==> flow/design.v <==
`timescale 1ns/1ps
module processor(a,b,instruction,clk,rst,y);
    input [31:0] a,b;
    input [31:0] instruction;
    input clk, rst;
    wire [31:0] rs1, rs2;
    output [31:0] y;
    wire [31:0] rd;
    wire [4:0] rs1_address, rs2_address, rd_address;
    wire [6:0] opcode, p;
    wire [2:0] func;
    wire [3:0] cs;
    instruction_decoder id(instruction,opcode,clk,p,func,rs1_address,rs2_address,rd_address);
    register_bank rg(a,b,rs1_address,rs2_address,rd_address,rd,rs1,rs2,rst,clk);
    controller cn(p,func,cs);
    alu ar(rs1,rs2,cs,rd,y);
endmodule
`timescale 1ns/1ps
module instruction_decoder(instruction,opcode,clk,p,func,rs1_address,rs2_address,rd_address);
    input [31:0] instruction;
    input clk;
    output reg [6:0] opcode, p;
    output reg [2:0] func;
    output reg [4:0] rs1_address, rs2_address, rd_address;
    always@(instruction) begin
        opcode = instruction[6:0];
        p = instruction[31:25];
        func = instruction[14:12];
        rs1_address = instruction[19:15];
        rs2_address = instruction[24:20];
        rd_address = instruction[11:7];
    end
endmodule
`timescale 1ns/1ps
module register_bank (a,b,rs1_address,rs2_address,rd_address,rd,rs1,rs2,rst,clk);
    input [31:0] a,b,rd;
    input [4:0] rs1_address,rs2_address,rd_address;
    input rst,clk;
    output reg [31:0] rs1,rs2;
    always@(posedge clk) begin
        if(rst==0) begin
            rs1 <= (rs1_address==rs2_address) ? b : a;
            rs2 <= b;
        end
    end
endmodule
`timescale 1ns/1ps
module controller(p,func,cs);
    input [2:0] func;
    input [6:0] p;
    output reg [3:0] cs;
    always@(func,p) begin
        cs = {p[5],func};
    end
endmodule
`timescale 1ns/1ps
module alu(rs1,rs2,cs,rd,y);
    input [3:0] cs;
    output reg [31:0] y;
    input [31:0] rs1, rs2;
    output reg [31:0] rd;
    wire signed [31:0] sA = rs1;
    wire signed [31:0] sB = rs2;
    parameter
      ADD = 4'b0000,
      SUB = 4'b1000,
      SLL = 4'b0001,
      SLT = 4'b0010,
      SLTU = 4'b0011,
      XOR = 4'b0100,
      SRL = 4'b0101,
      SRA = 4'b1101,
      OR = 4'b0110,
      AND = 4'b0111;
    always@(cs,rs1,rs2) begin
    case(cs)
        ADD: begin
            rd = rs1+rs2;
            y=rd;
        end
        SUB: begin
            rd = rs1-rs2;
            y=rd;
        end
        SLL:begin
            rd = rs1 << rs2[4:0];
            y=rd;
        end
        SLT: begin
            rd = {31'd0,(sA < sB)};
            y=rd;
        end
        SLTU: begin
            rd = {31'd0,(rs1 < rs2)};
            y=rd;
        end
        XOR: begin
            rd = rs1 ^ rs2;
            y=rd;
        end
        SRL: begin
            rd = rs1 >> rs2[4:0];
            y=rd;
        end
        SRA: begin
            rd = sA >>> rs2[4:0];
            y=rd;
        end
        OR: begin
            rd = rs1 | rs2;
            y=rd;
        end
        AND: begin
            rd = rs1 & rs2;
            y=rd;
        end
        default: begin
            rd = 0; y=rd;
        end
    endcase
    end
endmodule
* Step by step through the tools: processor
What the tools print for processor, step after step. Line numbers count from 1 in the design file above. Library cell names are shortened. A cell with n/a has no value.
Inputs: top module processor, clock port clk, standard-cell library sky130hd, timing corner tt_025C_1v80

* After elaboration
Yosys after proc, flatten, opt, wreduce and memory -nomap, before mapping. Enables and synchronous resets that opt folds into registers are not counted as muxes. Memory bits, and registers merged into a memory's read port (data or address), are not among the register bits. Print and check cells are not counted.
Word-level totals: register bits after elaboration 64, bits in latches 0, bits in writable memories 0, bits in read-only memories 0, clocked read ports x word width 0, memories kept 0, input bits 98, output and inout bits 32, elaborated cells 25
Cells by class: add/sub/neg operators 2, multiply operators 0, divide/modulo/power cells 0, magnitude comparators 2, equal/unequal tests 10, shift operators 3, mux-type cells 2, bitwise gates (word level) 3, reduce/logical cells 1
Operators by type and width (count):
- case mux 32 bit (select 10 bit) | 1
- < comparator 32 bit | 2
- adder 32 bit | 1
- subtractor 32 bit | 1
- bitwise AND 32 bit | 1
- bitwise OR 32 bit | 1
- bitwise XOR 32 bit | 1
- << shifter 32 x 5 -> 32 bit | 1
- right shift 32 x 5 -> 32 bit | 1
- >>> shifter 32 x 5 -> 32 bit | 1
- two-way mux 32 bit | 1
- == test 4 x 3 -> 1 bit with constant B | 4
- == test 4 x 2 -> 1 bit with constant B | 2
- == test 4 bit with constant B | 2
- == test 5 bit | 1
- == test 4 x 1 -> 1 bit with constant B | 1
- logical NOT 4 bit | 1

* Longest topological paths
Yosys ltp: most cells in a row. Word level: on the elaborated netlist, between registers, memories and ports. Mapped: between sequential cells and ports; inverters and the memories' decode and read muxes count.
Logic depth: word-level depth 2, ABC_AREA 0, depth in mapped cells 14, depth with buffers taken out 12

* Synthesis result
The flow's flattened synthesis, as Yosys stat reports it; memories are mapped. The netlist is that of the ABC_AREA named above (0 if unset); the other value can give another one. The area totals of this step are shown rounded.
Synthesis totals: cells in the netlist 1392, cell area after synthesis 0.011 mm2, sequential part of the area 0.00192 mm2, flip-flops 64, buffer cells 98
Cell types:
- edfxtp_1 | count 64, area in all 1.92E+03 um2
- ha_1 | count 98, area in all 1.23E+03 um2
- mux4_2 | count 39, area in all 878.342 um2
- a21oi_1 | count 145, area in all 725.696 um2
- nor2_1 | count 189, area in all 709.43 um2
- mux2_2 | count 45, area in all 506.736 um2
- o21ai_0 | count 86, area in all 430.413 um2
- mux2i_1 | count 37, area in all 370.355 um2
- inv_1 | count 91, area in all 341.578 um2
- nand2_1 | count 85, area in all 319.056 um2
- a211oi_1 | count 34, area in all 255.245 um2
- clkbuf_1 | count 57, area in all 213.955 um2
- nor3_1 | count 41, area in all 205.197 um2
- o221ai_1 | count 16, area in all 140.134 um2
- o31ai_1 | count 18, area in all 135.13 um2
- o211ai_1 | count 16, area in all 120.115 um2
- a211o_1 | count 13, area in all 113.859 um2
- buf_2 | count 22, area in all 110.106 um2
Other cell types: 70; their cells: 296. By module: a second synthesis without flattening, with its own total; a netlist apart from the flattened one above.
Unflattened totals: cell total of the unflattened synthesis 1453, area (unflattened synthesis) 0.0116 mm2
Rows give one instance, submodules left out.
By module:
- alu | instances 1, cells 1310, area 0.00897 mm2, seq. area 0 mm2
- register_bank | instances 1, cells 107, area 0.00238 mm2, seq. area 0.00192 mm2
- instruction_decoder | instances 1, cells 32, area 0.00024 mm2, seq. area 0 mm2
- controller | instances 1, cells 4, area 0.00003 mm2, seq. area 0 mm2
- processor | instances 1, cells 0, area 0 mm2, seq. area 0 mm2

* Timing after synthesis
Source: OpenSTA report_checks on the synthesized netlist (no wires, ideal clock, input and output delay 20% of the period each), path of least setup slack; recovery checks are left aside. Register names are those of the netlist, which keeps one name where synthesis merged equal registers.
Timing path after synthesis: path type register -> output, from register rg.rs2[2], to output port y[28], period 7.0 ns, external output delay 1.400 ns, time at the first pin 0.000 ns, arrival time 3.767 ns, data required time 5.600 ns, path slack 1.833 ns, delay of the path 3.767 ns, stages 15, buffers on the path 3, period reached after synthesis 5.167 ns
"delay of the path" is the arrival time less input delay plus setup time. At an output port there is no setup time. "stages" counts driving pins, that of a launching flip-flop among them; a cell with two outputs on the path counts twice. "period reached after synthesis" = period - worst setup slack (recovery checks aside). The figure is calculated, with input and output delays left at 20% of the set period. The rows between start and end are the longest chain of elaborated cells between them; the timing report does not say that the signal goes this way. Where chains are equally long, one stands for them. A line is the first line of the expression or statement that the cell stems from. Yosys adds cells for indexed reads and writes and turns some case tables into memories.
On the way, after synthesis: cells stage by stage edfxtp_1 clkinv_1 buf_1 clkbuf_1 buf_2 ha_1 nor2b_1 o2111a_1 o31ai_1 o31a_1 o31ai_2 nor3_1 o31a_1 a211o_1 a211o_1, length of the longest elaborated chain 2, elaborated cells between the ends (all ways) 6, source lines of those cells 6, classes of those cells 2 x add/sub; 3 x shift; 1 x mux
Ends and longest elaborated chain, after synthesis:
- start, declared | RTL line 39 | output reg [31:0] rs1,rs2;
- start, assigned | RTL line 43 | rs2 <= b;
- subtractor 32 bit | RTL line 82 | rd = rs1-rs2;
- case mux 32 bit (select 10 bit) | RTL line 76 | case(cs)
- end, declared | RTL line 7 | output [31:0] y;

* Worst path after layout
From the final timing report of job 1: the path of least setup slack in the routed layout; clock arrival at registers is part of the times.
Timing path after layout: path type input -> output, from input port instruction[12], to output port y[24], period 11.1 ns, external input delay 2.22 ns, external output delay 2.22 ns, time at the first pin 2.22 ns, arrival time 6.33 ns, data required time 8.88 ns, path slack 2.55 ns, stages 13, buffers on the path 4
The rows between start and end are the longest chain of elaborated cells between them; the timing report does not say that the signal goes this way. Where chains are equally long, one stands for them.
On the way, after layout: cells stage by stage clkdlybuf4s50_1 buf_4 nand3b_1 buf_4 nor2_1 nand2_1 o31ai_1 nor4bb_1 a31oi_1 o311ai_1 o21ai_1 a211o_1 clkdlybuf4s50_1, length of the longest elaborated chain 2, elaborated cells between the ends (all ways) 11, source lines of those cells 1, classes of those cells 9 x eq/ne; 1 x mux; 1 x reduce/logical
Ends and longest elaborated chain, after layout:
- start, declared | RTL line 4 | input [31:0] instruction;
- == test 4 x 3 -> 1 bit | RTL line 76 | case(cs)
- case mux 32 bit (select 10 bit) | RTL line 76
- end, declared | RTL line 7 | output [31:0] y;

Flow measurements of processor on sky130hd: 2 stored runs with different settings, listed in no order. Input and output delays are each 20% of the period that was set; the output load is 0.01 pF.
"clock period achieved" is the run's clock period less its worst setup slack. It is reckoned from that one timing run; input and output delays stay at 20% of the period that was set.
By "overall power" is meant OpenSTA's value without simulated activity: inputs other than the clock are taken to toggle once in ten clock periods, and the tool carries that through the logic.
Values from the reports are rounded here.

[job 1] flow files
==> flow/run.sh <==
#!/bin/bash
# the make line also repeats the synthesis and layout settings of config.mk as NAME=value (left out here)
make -C /OpenROAD-flow-scripts/flow DESIGN_CONFIG=/design/flow/config.mk WORK_HOME=/design/flow/orfs CLKGATE_MAP_FILE= finish
==> flow/config.mk <==
export PLATFORM = sky130hd
export DESIGN_NAME = processor
export DESIGN_NICKNAME = processor
export VERILOG_FILES = /design/flow/design.v
export SDC_FILE = /design/flow/constraint.sdc
export NUM_CORES = 4
export LEC_CHECK = 0
export CAP_MARGIN = 20
export CELL_PAD_IN_SITES_DETAIL_PLACEMENT = 1
export CORE_MARGIN = 2
export CORE_UTILIZATION = 40
export GPL_ROUTABILITY_DRIVEN = 0
export PLACE_DENSITY_LB_ADDON = 0.09
export SLEW_MARGIN = 30
export TNS_END_PERCENT = 60
==> flow/constraint.sdc <==
create_clock -name core_clock -period 11.1 [get_ports {clk}]
set_input_delay 2.2200 -clock core_clock [delete_from_list [all_inputs] [get_ports {clk}]]
set_output_delay 2.2200 -clock core_clock [all_outputs]
set_load 0.01 [all_outputs]

[job 1] result: cell area after synthesis 0.011 mm2; total die area 0.0288 mm2; standard-cell area after layout 0.0125 mm2; final utilization 0.465; worst slack on setup checks 2.55 ns; setup TNS 0.000 ns; worst hold slack 2.46 ns; overall power 1350 µW; clock period achieved 8.551 ns

[job 2] flow files
==> flow/run.sh <==
#!/bin/bash
# the make line also repeats the synthesis and layout settings of config.mk as NAME=value (left out here)
make -C /OpenROAD-flow-scripts/flow DESIGN_CONFIG=/design/flow/config.mk WORK_HOME=/design/flow/orfs CLKGATE_MAP_FILE= finish
==> flow/config.mk <==
export PLATFORM = sky130hd
export DESIGN_NAME = processor
export DESIGN_NICKNAME = processor
export VERILOG_FILES = /design/flow/design.v
export SDC_FILE = /design/flow/constraint.sdc
export NUM_CORES = 4
export LEC_CHECK = 0
export CAP_MARGIN = 20
export CELL_PAD_IN_SITES_GLOBAL_PLACEMENT = 0
export CORE_MARGIN = 2
export CORE_UTILIZATION = 40
export GPL_ROUTABILITY_DRIVEN = 1
export GPL_TIMING_DRIVEN = 0
export MIN_ROUTING_LAYER = met1
export SETUP_SLACK_MARGIN = 0.81
export SLEW_MARGIN = 10
==> flow/constraint.sdc <==
create_clock -name core_clock -period 4.08 [get_ports {clk}]
set_input_delay 0.8160 -clock core_clock [delete_from_list [all_inputs] [get_ports {clk}]]
set_output_delay 0.8160 -clock core_clock [all_outputs]
set_load 0.01 [all_outputs]

[job 2] result: cell area after synthesis 0.011 mm2; total die area 0.0288 mm2; standard-cell area after layout 0.0152 mm2; final utilization 0.563; worst slack on setup checks -0.632 ns; setup TNS -10.1 ns; worst hold slack 1.05 ns; overall power 4520 µW; clock period achieved 4.712 ns
